==> flow/design.v <==
`timescale 1ns / 1ns
module alu_top(clk, a, b, s, result, zero);
input clk;
input [15:0] a, b;
input [3:0] s;
output reg [15:0] result;
output reg zero;
reg [15:0] a_q, b_q;
reg [3:0] s_q;
wire [15:0] alu_result;
wire alu_zero;
always @(posedge clk) begin
    a_q <= a;
    b_q <= b;
    s_q <= s;
    result <= alu_result;
    zero <= alu_zero;
end
alu u_alu(.a(a_q), .b(b_q), .s(s_q), .result(alu_result), .zero_detection(alu_zero));
endmodule

`timescale 1ns / 1ns
module three_to_one_mux(d0,d1,d2,s,y);
input [15:0] d0, d1, d2;
input [1:0] s;
output [15:0] y;
reg [15:0] y;
always@(d0 or d1 or d2 or s)
begin
case(s)
      2'b00  : y = d0;
      2'b01  : y = d1;
      2'b10  : y = d2;
      default : y = d0; 
endcase
end
endmodule
module rotate_right(n, value, result);
	input [15:0] n, value;
	output reg [15:0] result;
	reg [15:0] temp, temp2;
	always@(*)
	begin
		temp = 16'd0;
		temp2 = 16'd0;
		case(n[3:0])
			0:
				begin
				result = value;
				end
			1:
				begin
				temp = { {15 - 1 + 1{1'b0}}, value[1 - 1: 0] };
				temp2 = value >> 1;
				result = {temp[1 - 1: 0] , temp2[15 - 1: 0]};
				end
			2:
				begin
				temp = { {15 - 2 + 1{1'b0}}, value[2 - 1: 0] };
				temp2 = value >> 2;
				result = {temp[2 - 1: 0] , temp2[15 - 2: 0]};
				end
			3:
				begin
				temp = { {15 - 3 + 1{1'b0}}, value[3 - 1: 0] };
				temp2 = value >> 3;
				result = {temp[3 - 1: 0] , temp2[15 - 3: 0]};
				end
			4:
				begin
				temp = { {15 - 4 + 1{1'b0}}, value[4 - 1: 0] };
				temp2 = value >> 4;
				result = {temp[4 - 1: 0] , temp2[15 - 4: 0]};
				end
			5:
				begin
				temp = { {15 - 5 + 1{1'b0}}, value[5 - 1: 0] };
				temp2 = value >> 5;
				result = {temp[5 - 1: 0] , temp2[15 - 5: 0]};
				end
			6:
				begin
				temp = { {15 - 6 + 1{1'b0}}, value[6 - 1: 0] };
				temp2 = value >> 6;
				result = {temp[6 - 1: 0] , temp2[15 - 6: 0]};
				end
			7:
				begin
				temp = { {15 - 7 + 1{1'b0}}, value[7 - 1: 0] };
				temp2 = value >> 7;
				result = {temp[7 - 1: 0] , temp2[15 - 7: 0]};
				end
			8:
				begin
				temp = { {15 - 8 + 1{1'b0}}, value[8 - 1: 0] };
				temp2 = value >> 8;
				result = {temp[8 - 1: 0] , temp2[15 - 8: 0]};
				end
			9:
				begin
				temp = { {15 - 9 + 1{1'b0}}, value[9 - 1: 0] };
				temp2 = value >> 9;
				result = {temp[9 - 1: 0] , temp2[15 - 9: 0]};
				end
			10:
				begin
				temp = { {15 - 10 + 1{1'b0}}, value[10 - 1: 0] };
				temp2 = value >> 10;
				result = {temp[10 - 1: 0] , temp2[15 - 10: 0]};
				end
			11:
				begin
				temp = { {15 - 11 + 1{1'b0}}, value[11 - 1: 0] };
				temp2 = value >> 11;
				result = {temp[11 - 1: 0] , temp2[15 - 11: 0]};
				end
			12:
				begin
				temp = { {15 - 12 + 1{1'b0}}, value[12 - 1: 0] };
				temp2 = value >> 12;
				result = {temp[12 - 1: 0] , temp2[15 - 12: 0]};
				end
			13:
				begin
				temp = { {15 - 13 + 1{1'b0}}, value[13 - 1: 0] };
				temp2 = value >> 13;
				result = {temp[13 - 1: 0] , temp2[15 - 13: 0]};
				end
			14:
				begin
				temp = { {15 - 14 + 1{1'b0}}, value[14 - 1: 0] };
				temp2 = value >> 14;
				result = {temp[14 - 1: 0] , temp2[15 - 14: 0]};
				end
			15:
				begin
				temp = { {15 - 15 + 1{1'b0}}, value[15 - 1: 0] };
				temp2 = value >> 15;
				result = {temp[15 - 1: 0] , temp2[15 - 15: 0]};
				end
		endcase
	end
endmodule
module rotate_left(n, value, result);
	input [15:0] n, value;
	output reg [15:0] result;
	reg [15:0] temp, temp2;
	always@(*)
	begin
		temp = 16'd0;
		temp2 = 16'd0;
		case(n[3:0])
			0:
				begin
				result = value;
				end
			1:
				begin
				temp = { {15 - 1 + 1{1'b0}}, value[15:15 - 1 + 1] };
				temp2 = value << 1;
				result = {temp2[15:1] , temp[1 - 1:0]};
				end
			2:
				begin
				temp = { {15 - 2 + 1{1'b0}}, value[15:15 - 2 + 1] };
				temp2 = value << 2;
				result = {temp2[15:2] , temp[2 - 1:0]};
				end
			3:
				begin
				temp = { {15 - 3 + 1{1'b0}}, value[15:15 - 3 + 1] };
				temp2 = value << 3;
				result = {temp2[15:3] , temp[3 - 1:0]};
				end
			4:
				begin
				temp = { {15 - 4 + 1{1'b0}}, value[15:15 - 4 + 1] };
				temp2 = value << 4;
				result = {temp2[15:4] , temp[4 - 1:0]};
				end
			5:
				begin
				temp = { {15 - 5 + 1{1'b0}}, value[15:15 - 5 + 1] };
				temp2 = value << 5;
				result = {temp2[15:5] , temp[5 - 1:0]};
				end
			6:
				begin
				temp = { {15 - 6 + 1{1'b0}}, value[15:15 - 6 + 1] };
				temp2 = value << 6;
				result = {temp2[15:6] , temp[6 - 1:0]};
				end
			7:
				begin
				temp = { {15 - 7 + 1{1'b0}}, value[15:15 - 7 + 1] };
				temp2 = value << 7;
				result = {temp2[15:7] , temp[7 - 1:0]};
				end
			8:
				begin
				temp = { {15 - 8 + 1{1'b0}}, value[15:15 - 8 + 1] };
				temp2 = value << 8;
				result = {temp2[15:8] , temp[8 - 1:0]};
				end
			9:
				begin
				temp = { {15 - 9 + 1{1'b0}}, value[15:15 - 9 + 1] };
				temp2 = value << 9;
				result = {temp2[15:9] , temp[9 - 1:0]};
				end
			10:
				begin
				temp = { {15 - 10 + 1{1'b0}}, value[15:15 - 10 + 1] };
				temp2 = value << 10;
				result = {temp2[15:10] , temp[10 - 1:0]};
				end
			11:
				begin
				temp = { {15 - 11 + 1{1'b0}}, value[15:15 - 11 + 1] };
				temp2 = value << 11;
				result = {temp2[15:11] , temp[11 - 1:0]};
				end
			12:
				begin
				temp = { {15 - 12 + 1{1'b0}}, value[15:15 - 12 + 1] };
				temp2 = value << 12;
				result = {temp2[15:12] , temp[12 - 1:0]};
				end
			13:
				begin
				temp = { {15 - 13 + 1{1'b0}}, value[15:15 - 13 + 1] };
				temp2 = value << 13;
				result = {temp2[15:13] , temp[13 - 1:0]};
				end
			14:
				begin
				temp = { {15 - 14 + 1{1'b0}}, value[15:15 - 14 + 1] };
				temp2 = value << 14;
				result = {temp2[15:14] , temp[14 - 1:0]};
				end
			15:
				begin
				temp = { {15 - 15 + 1{1'b0}}, value[15:15 - 15 + 1] };
				temp2 = value << 15;
				result = {temp2[15:15] , temp[15 - 1:0]};
				end
		endcase
	end
endmodule
`timescale 1ns / 1ns
module alu(a,b,s,result,zero_detection);
input [15:0] a, b;
input [3:0] s;
output [15:0] result;
output reg zero_detection;
wire [15:0] rol_result, ror_result;
reg [15:0] other_result;
reg [1:0] mux_select;
wire [15:0] temp_result;
rotate_left rl1(.n(a), .value(b), .result(rol_result));
rotate_right rr1(.n(a), .value(b), .result(ror_result));
three_to_one_mux mux_1(.d0(rol_result),.d1(ror_result),.d2(other_result),.s(mux_select),.y(temp_result));
always@(*)
begin
 other_result = 16'd0;
 mux_select = 2'h2;
 case(s)
      4'b1111: begin other_result = a + b; mux_select = 3'h2;end   
      4'b1110: begin other_result = a - b; mux_select = 3'h2;end  
      4'b1101: begin other_result = a & b; mux_select = 3'h2;end 
      4'b1100: begin other_result = a | b; mux_select = 3'h2;end 
      4'b0001: begin other_result = a * b; mux_select = 3'h2;end
      4'b1100: begin other_result = a / b; mux_select = 3'h2;end
      4'b1010: begin other_result = a<<b; mux_select = 3'h2;end
      4'b1011: begin other_result = a>>b; mux_select = 3'h2;end
      4'b1000:    begin 
                  if (a < b) 
                        begin 
                              other_result = 16'd1; 
                              mux_select = 3'h2; 
                        end
                  else
                        begin
                              other_result = 0;
                              mux_select = 3'h2; 
                        end
                  end 
      4'b1001:    begin 
                  if(a > b) 
                        begin
                              other_result = 16'd1; 
                              mux_select = 3'h2;
                        end
                  else
                        begin
                              other_result = 0;
                              mux_select = 3'h2; 
                        end
                  end
      4'b1001: begin mux_select = 3'h0;end
      4'b1010: begin mux_select = 3'h1; end
      default: ;
endcase      
end 
always@(*)
begin
if(result == 0)
      zero_detection = 1;
else
      zero_detection = 0;
end 
assign result = temp_result;
endmodule
* From RTL to reports: alu_top
Tool output for the design above, in the order of the flow.
Lines are those of the file above, counted from 1.
A cell with - has no value.
- Top module :: alu_top
- Clock :: clk
- Library :: sky130hd
- Corner :: tt_025C_1v80

* Elaborated design
Counts by Yosys on the flattened word-level netlist (proc, flatten, opt, wreduce; memories kept). Register bits leave out memories and registers merged into their read ports (data or address); mux counts leave out enables and synchronous resets folded into registers. Print and check cells are left out. Cells with the same type and inputs are merged into one.
- $mul :: 1
- Multiplexer cells :: 4
- Magnitude comparators :: 2
- Reduce/logical cells :: 1
- Equality and inequality tests :: 9
- Shift-type cells :: 2
- Bitwise gates (word level) :: 2
- $add $sub $neg :: 2
** Operators with widths (count)
- 16-bit by 16-bit multiplier with 16-bit output :: 1
- 16-bit case mux with 9-bit select :: 1
- 4-bit equality test (second input constant) :: 8
- 16-bit adder :: 1
- 16-bit subtractor :: 1
- 16-bit greater-than comparator :: 1
- 16-bit < comparator :: 1
- 16-bit bitwise AND :: 1
- 16-bit OR :: 1
- 16-bit by 16-bit << shifter with 16-bit output :: 1
- 16-bit by 16-bit >> shifter with 16-bit output :: 1
- 16-bit logical NOT :: 1
- 4-bit by 1-bit equality test with 1-bit output (second input constant) :: 1
- 1-bit two-way mux :: 3
- Input bits :: 37
- Bits in registers :: 53
- Word-level cells :: 28
- Output and inout bits :: 17

* Depth
Longest topological path by Yosys (ltp), each cell counted once; first at word level (registers and memories cut), then after technology mapping (sequential cells cut; the memories' decode and read muxes count).
- Word-level depth :: 5
- ABC_AREA :: 1
- Mapped depth :: 33
- Depth with buffers taken out :: 31

* After synthesis
Yosys stat after the flow's synthesis: flattened, memories mapped to cells. It holds for the ABC_AREA given above (unset counts as 0); a run with the other value may have another netlist.
The area totals of this step are shown rounded.
- Area of sequential cells :: 1060 um2
- Buffer cells :: 56
- Flip-flops :: 53
- Chip area (Yosys) :: 9760 um2
- Mapped cells :: 1502
** Cell types
- sky130_fd_sc_hd__fa_1 :: count 81, area in all 1.62E+03 um2
- sky130_fd_sc_hd__nand2_1 :: count 398, area in all 1.49E+03 um2
- sky130_fd_sc_hd__ha_1 :: count 99, area in all 1.24E+03 um2
- sky130_fd_sc_hd__inv_1 :: count 303, area in all 1.14E+03 um2
- sky130_fd_sc_hd__dfxtp_1 :: count 53, area in all 1.06E+03 um2
- sky130_fd_sc_hd__nand3_1 :: count 131, area in all 655.629 um2
- sky130_fd_sc_hd__nor2_1 :: count 88, area in all 330.317 um2
- sky130_fd_sc_hd__a21oi_1 :: count 55, area in all 275.264 um2
- sky130_fd_sc_hd__o21ai_0 :: count 36, area in all 180.173 um2
- sky130_fd_sc_hd__nand2_2 :: count 24, area in all 150.144 um2
- sky130_fd_sc_hd__nand4_1 :: count 24, area in all 150.144 um2
- sky130_fd_sc_hd__nand3_2 :: count 11, area in all 110.106 um2
- sky130_fd_sc_hd__buf_2 :: count 21, area in all 105.101 um2
- sky130_fd_sc_hd__buf_4 :: count 12, area in all 90.086 um2
- sky130_fd_sc_hd__xor2_1 :: count 8, area in all 70.067 um2
- sky130_fd_sc_hd__nor2_2 :: count 11, area in all 68.816 um2
- sky130_fd_sc_hd__nor3_1 :: count 13, area in all 65.062 um2
- sky130_fd_sc_hd__o21ai_1 :: count 12, area in all 60.058 um2
Other cell types: 40; their cells: 122.

* Path before layout
Path of least setup slack by OpenSTA after synthesis, without wires, with an ideal clock, recovery checks aside; 20% of the period is set as input and as output delay. Where synthesis merged equal registers, the netlist keeps one of their names.
- Path kind :: reg-to-reg
- Start point :: register b_q[1]
- End point :: register zero
- Arrival :: 6.008 ns
- Required time :: 7.938 ns
- Setup slack :: 1.931 ns
- Period :: 8.0 ns
- Launch time at the first pin :: 0.000 ns
- Path buffers :: 3
- Path delay :: 6.070 ns
- Stages :: 29
- Setup time :: 0.062 ns
- Synthesis period reached :: 6.069 ns
"path delay" is the arrival time less input delay plus setup time.
"stages": output pins that drive a net of the path, with the launching flip-flop's if there is one; two outputs of one cell count as two.
"synthesis period reached" is the clock period less the worst setup slack; recovery checks do not enter. This is arithmetic on one report: input and output delays are still those of the set period (20% each).
The rows between start and end are the longest chain of elaborated cells between them; the timing report does not say that the signal goes this way. Where chains are equally long, one stands for them.
A line is the first line of the expression or statement that the cell stems from. Yosys adds cells for indexed reads and writes and turns some case tables into memories.
- Path through :: sky130_fd_sc_hd__dfxtp_1 -> sky130_fd_sc_hd__buf_2 -> sky130_fd_sc_hd__buf_1 -> sky130_fd_sc_hd__buf_1 -> sky130_fd_sc_hd__nand2_1 -> sky130_fd_sc_hd__fa_1 -> sky130_fd_sc_hd__fa_1 -> sky130_fd_sc_hd__inv_1 -> sky130_fd_sc_hd__fa_1 -> sky130_fd_sc_hd__fa_1 -> sky130_fd_sc_hd__fa_1 -> sky130_fd_sc_hd__inv_1 -> sky130_fd_sc_hd__fa_1 -> sky130_fd_sc_hd__inv_1 -> sky130_fd_sc_hd__ha_1 -> sky130_fd_sc_hd__nand2_1 -> sky130_fd_sc_hd__inv_1 -> sky130_fd_sc_hd__a21oi_1 -> sky130_fd_sc_hd__nand3_1 -> sky130_fd_sc_hd__or2_2 -> sky130_fd_sc_hd__nand3_1 -> sky130_fd_sc_hd__o21ai_0 -> sky130_fd_sc_hd__nor2_1 -> sky130_fd_sc_hd__nand3_1 -> sky130_fd_sc_hd__nor2_2 -> sky130_fd_sc_hd__nand2_1 -> sky130_fd_sc_hd__nor2_1 -> sky130_fd_sc_hd__nand2_1 -> sky130_fd_sc_hd__nor2_2
- Length of the longest elaborated chain :: 5
- Elaborated cells between the ends (all ways) :: 14
- Source lines of those cells :: 11
- Those cells by class :: add/sub: 2; mul: 1; compare: 2; shift: 2; mux: 4; logic: 2; reduce/logical: 1
** RTL lines, path post-synthesis
- from (decl) :: line 8 : reg [15:0] a_q, b_q;
- from (assign) :: line 14 : b_q <= b;
- 16-bit greater-than comparator :: line 289 : if(a > b)
- 1-bit two-way mux :: line 289
- 16-bit case mux with 9-bit select :: line 267 : case(s)
- 16-bit logical NOT :: line 307 : if(result == 0)
- 1-bit two-way mux :: line 307
- to (assign) :: line 17 : zero <= alu_zero;
- to (decl) :: line 7 : output reg zero;

* Path in the finished layout
Path of least setup slack in the final report of entry A (OpenROAD, finished layout, wires in). Where an end is a register, its clock arrival counts in the times.
- Path kind :: reg-to-reg
- Start point :: register a_q[6]
- End point :: register zero
- Launch time at the first pin :: 0.32 ns
- Path buffers :: 1
- Arrival :: 6.03 ns
- Setup time :: 0.05 ns
- Setup slack :: 2.26 ns
- Required time :: 8.29 ns
- Period :: 8.0 ns
- Stages :: 28
The rows between start and end are the longest chain of elaborated cells between them; the timing report does not say that the signal goes this way. Where chains are equally long, one stands for them.
- Path through :: sky130_fd_sc_hd__dfxtp_4 -> sky130_fd_sc_hd__buf_4 -> sky130_fd_sc_hd__ha_4 -> sky130_fd_sc_hd__fa_1 -> sky130_fd_sc_hd__inv_1 -> sky130_fd_sc_hd__fa_1 -> sky130_fd_sc_hd__inv_1 -> sky130_fd_sc_hd__fa_1 -> sky130_fd_sc_hd__fa_1 -> sky130_fd_sc_hd__fa_1 -> sky130_fd_sc_hd__inv_1 -> sky130_fd_sc_hd__fa_1 -> sky130_fd_sc_hd__inv_1 -> sky130_fd_sc_hd__ha_4 -> sky130_fd_sc_hd__nand2_2 -> sky130_fd_sc_hd__inv_1 -> sky130_fd_sc_hd__a21oi_2 -> sky130_fd_sc_hd__nand3_2 -> sky130_fd_sc_hd__or2_4 -> sky130_fd_sc_hd__nand3_4 -> sky130_fd_sc_hd__o21ai_2 -> sky130_fd_sc_hd__nor2_1 -> sky130_fd_sc_hd__nand3_1 -> sky130_fd_sc_hd__nor2_2 -> sky130_fd_sc_hd__nand2_2 -> sky130_fd_sc_hd__nor2_4 -> sky130_fd_sc_hd__nand2_2 -> sky130_fd_sc_hd__nor2_2
- Length of the longest elaborated chain :: 5
- Elaborated cells between the ends (all ways) :: 14
- Source lines of those cells :: 11
- Those cells by class :: add/sub: 2; mul: 1; compare: 2; shift: 2; mux: 4; logic: 2; reduce/logical: 1
** RTL lines, path after layout
- from (decl) :: line 8 : reg [15:0] a_q, b_q;
- from (assign) :: line 13 : a_q <= a;
- 16-bit greater-than comparator :: line 289 : if(a > b)
- 1-bit two-way mux :: line 289
- 16-bit case mux with 9-bit select :: line 267 : case(s)
- 16-bit logical NOT :: line 307 : if(result == 0)
- 1-bit two-way mux :: line 307
- to (assign) :: line 17 : zero <= alu_zero;
- to (decl) :: line 7 : output reg zero;

FLOW RESULTS
============

Record of 4 stored runs of the RTL-to-layout flow on alu_top, platform sky130hd. The runs are unordered. Constraints: input delay and output delay 20% of the set period each, output load 0.01 pF.
"clock period reached" is the run's clock period less its worst setup slack. It is reckoned from that one timing run; input and output delays stay at 20% of the period that was set.
"critical path time" means the part of the period allowed to the worst setup path (the constraints hold back 20% at inputs and 20% at outputs) less its slack; where the path has registers, the arrival times of their clocks count too.
"overall power" rests on the timing tool's default activity at the inputs, not on a simulated workload.
The measured numbers are rounded.

* Entry A
** Files
==> flow/run.sh <==
#!/bin/bash
# the make line also repeats the synthesis and layout settings of config.mk as NAME=value (left out here)
make -C /OpenROAD-flow-scripts/flow DESIGN_CONFIG=/design/flow/config.mk WORK_HOME=/design/flow/orfs CLKGATE_MAP_FILE= finish
==> flow/config.mk <==
export PLATFORM = sky130hd
export DESIGN_NAME = alu_top
export DESIGN_NICKNAME = alu_top
export VERILOG_FILES = /design/flow/design.v
export SDC_FILE = /design/flow/constraint.sdc
export NUM_CORES = 4
export LEC_CHECK = 0
export ABC_AREA = 1
export CAP_MARGIN = 35
export CELL_PAD_IN_SITES_GLOBAL_PLACEMENT = 3
export CORE_ASPECT_RATIO = 1.76
export CORE_MARGIN = 2
export CORE_UTILIZATION = 40
export CTS_CLUSTER_DIAMETER = 32
export CTS_CLUSTER_SIZE = 84
export PLACE_DENSITY = 0.5
export SETUP_SLACK_MARGIN = 2.32
export SLEW_MARGIN = 10
==> flow/constraint.sdc <==
create_clock -name core_clock -period 8.0 [get_ports {clk}]
set_input_delay 1.6000 -clock core_clock [delete_from_list [all_inputs] [get_ports {clk}]]
set_output_delay 1.6000 -clock core_clock [all_outputs]
set_load 0.01 [all_outputs]
** Results
- Critical path time :: 5.74 ns
- Worst setup path type :: reg-to-reg
- Chip area after synthesis (Yosys) :: 9760 um2
- Post-layout utilization :: 0.47
- Total die area :: 25700 um2
- Worst hold slack in the final report :: 0.774 ns
- Clock period reached :: 5.744 ns
- Setup slack of the worst path :: 2.26 ns
- Overall power :: 2730 µW
- Post-route setup TNS :: 0.000 ns
- Standard-cell area after routing :: 11200 um2

* Entry B
** Files
==> flow/run.sh <==
#!/bin/bash
# the make line also repeats the synthesis and layout settings of config.mk as NAME=value (left out here)
make -C /OpenROAD-flow-scripts/flow DESIGN_CONFIG=/design/flow/config.mk WORK_HOME=/design/flow/orfs CLKGATE_MAP_FILE= finish
==> flow/config.mk <==
export PLATFORM = sky130hd
export DESIGN_NAME = alu_top
export DESIGN_NICKNAME = alu_top
export VERILOG_FILES = /design/flow/design.v
export SDC_FILE = /design/flow/constraint.sdc
export NUM_CORES = 4
export LEC_CHECK = 0
export ABC_AREA = 1
export CAP_MARGIN = 35
export CELL_PAD_IN_SITES_DETAIL_PLACEMENT = 2
export CELL_PAD_IN_SITES_GLOBAL_PLACEMENT = 1
export CORE_ASPECT_RATIO = 1.31
export CORE_MARGIN = 2
export CORE_UTILIZATION = 40
export CTS_CLUSTER_DIAMETER = 269
export CTS_CLUSTER_SIZE = 84
export GPL_TIMING_DRIVEN = 0
export HOLD_SLACK_MARGIN = 0.21
export MIN_ROUTING_LAYER = met2
export PLACE_DENSITY = 0.5
export SLEW_MARGIN = 10
==> flow/constraint.sdc <==
create_clock -name core_clock -period 11.6 [get_ports {clk}]
set_input_delay 2.3200 -clock core_clock [delete_from_list [all_inputs] [get_ports {clk}]]
set_output_delay 2.3200 -clock core_clock [all_outputs]
set_load 0.01 [all_outputs]
** Results
- Overall power :: 1810 µW
- Total die area :: 25700 um2
- Chip area after synthesis (Yosys) :: 9760 um2
- Post-route setup TNS :: 0.000 ns
- Post-layout utilization :: 0.451
- Standard-cell area after routing :: 10800 um2
- Clock period reached :: 8.574 ns
- Setup slack of the worst path :: 3.03 ns
- Worst hold slack in the final report :: 0.851 ns
- Critical path time :: 8.57 ns
- Worst setup path type :: reg-to-reg

* Entry C
** Files
==> flow/run.sh <==
#!/bin/bash
# the make line also repeats the synthesis and layout settings of config.mk as NAME=value (left out here)
make -C /OpenROAD-flow-scripts/flow DESIGN_CONFIG=/design/flow/config.mk WORK_HOME=/design/flow/orfs CLKGATE_MAP_FILE= finish
==> flow/config.mk <==
export PLATFORM = sky130hd
export DESIGN_NAME = alu_top
export DESIGN_NICKNAME = alu_top
export VERILOG_FILES = /design/flow/design.v
export SDC_FILE = /design/flow/constraint.sdc
export NUM_CORES = 4
export LEC_CHECK = 0
export CAP_MARGIN = 20
export CORE_MARGIN = 2
export CORE_UTILIZATION = 40
export MIN_ROUTING_LAYER = met2
export PLACE_DENSITY = 0.69
export SLEW_MARGIN = 20
==> flow/constraint.sdc <==
create_clock -name core_clock -period 8.0 [get_ports {clk}]
set_input_delay 1.6000 -clock core_clock [delete_from_list [all_inputs] [get_ports {clk}]]
set_output_delay 1.6000 -clock core_clock [all_outputs]
set_load 0.01 [all_outputs]
** Results
- Post-route setup TNS :: 0.000 ns
- Critical path time :: 7.23 ns
- Worst setup path type :: reg-to-reg
- Total die area :: 23200 um2
- Worst hold slack in the final report :: 0.858 ns
- Chip area after synthesis (Yosys) :: 8810 um2
- Standard-cell area after routing :: 9720 um2
- Setup slack of the worst path :: 0.766 ns
- Clock period reached :: 7.234 ns
- Post-layout utilization :: 0.447
- Overall power :: 2530 µW

* Entry D
** Files
==> flow/run.sh <==
#!/bin/bash
# the make line also repeats the synthesis and layout settings of config.mk as NAME=value (left out here)
make -C /OpenROAD-flow-scripts/flow DESIGN_CONFIG=/design/flow/config.mk WORK_HOME=/design/flow/orfs CLKGATE_MAP_FILE= finish
==> flow/config.mk <==
export PLATFORM = sky130hd
export DESIGN_NAME = alu_top
export DESIGN_NICKNAME = alu_top
export VERILOG_FILES = /design/flow/design.v
export SDC_FILE = /design/flow/constraint.sdc
export NUM_CORES = 4
export LEC_CHECK = 0
export CAP_MARGIN = 20
export CELL_PAD_IN_SITES_GLOBAL_PLACEMENT = 2
export CORE_ASPECT_RATIO = 1.92
export CORE_MARGIN = 5
export CORE_UTILIZATION = 27
export CTS_CLUSTER_SIZE = 52
export GPL_TIMING_DRIVEN = 0
export HOLD_SLACK_MARGIN = -0.0
export MAX_ROUTING_LAYER = met4
export MIN_ROUTING_LAYER = met2
export PLACE_DENSITY_LB_ADDON = 0.06
export SLEW_MARGIN = 20
==> flow/constraint.sdc <==
create_clock -name core_clock -period 8.0 [get_ports {clk}]
set_input_delay 1.6000 -clock core_clock [delete_from_list [all_inputs] [get_ports {clk}]]
set_output_delay 1.6000 -clock core_clock [all_outputs]
set_load 0.01 [all_outputs]
** Results
- Post-layout utilization :: 0.316
- Total die area :: 36500 um2
- Clock period reached :: 7.601 ns
- Chip area after synthesis (Yosys) :: 8810 um2
- Post-route setup TNS :: 0.000 ns
- Critical path time :: 7.60 ns
- Worst setup path type :: reg-to-reg
- Standard-cell area after routing :: 10200 um2
- Setup slack of the worst path :: 0.399 ns
- Worst hold slack in the final report :: 0.867 ns
- Overall power :: 2730 µW
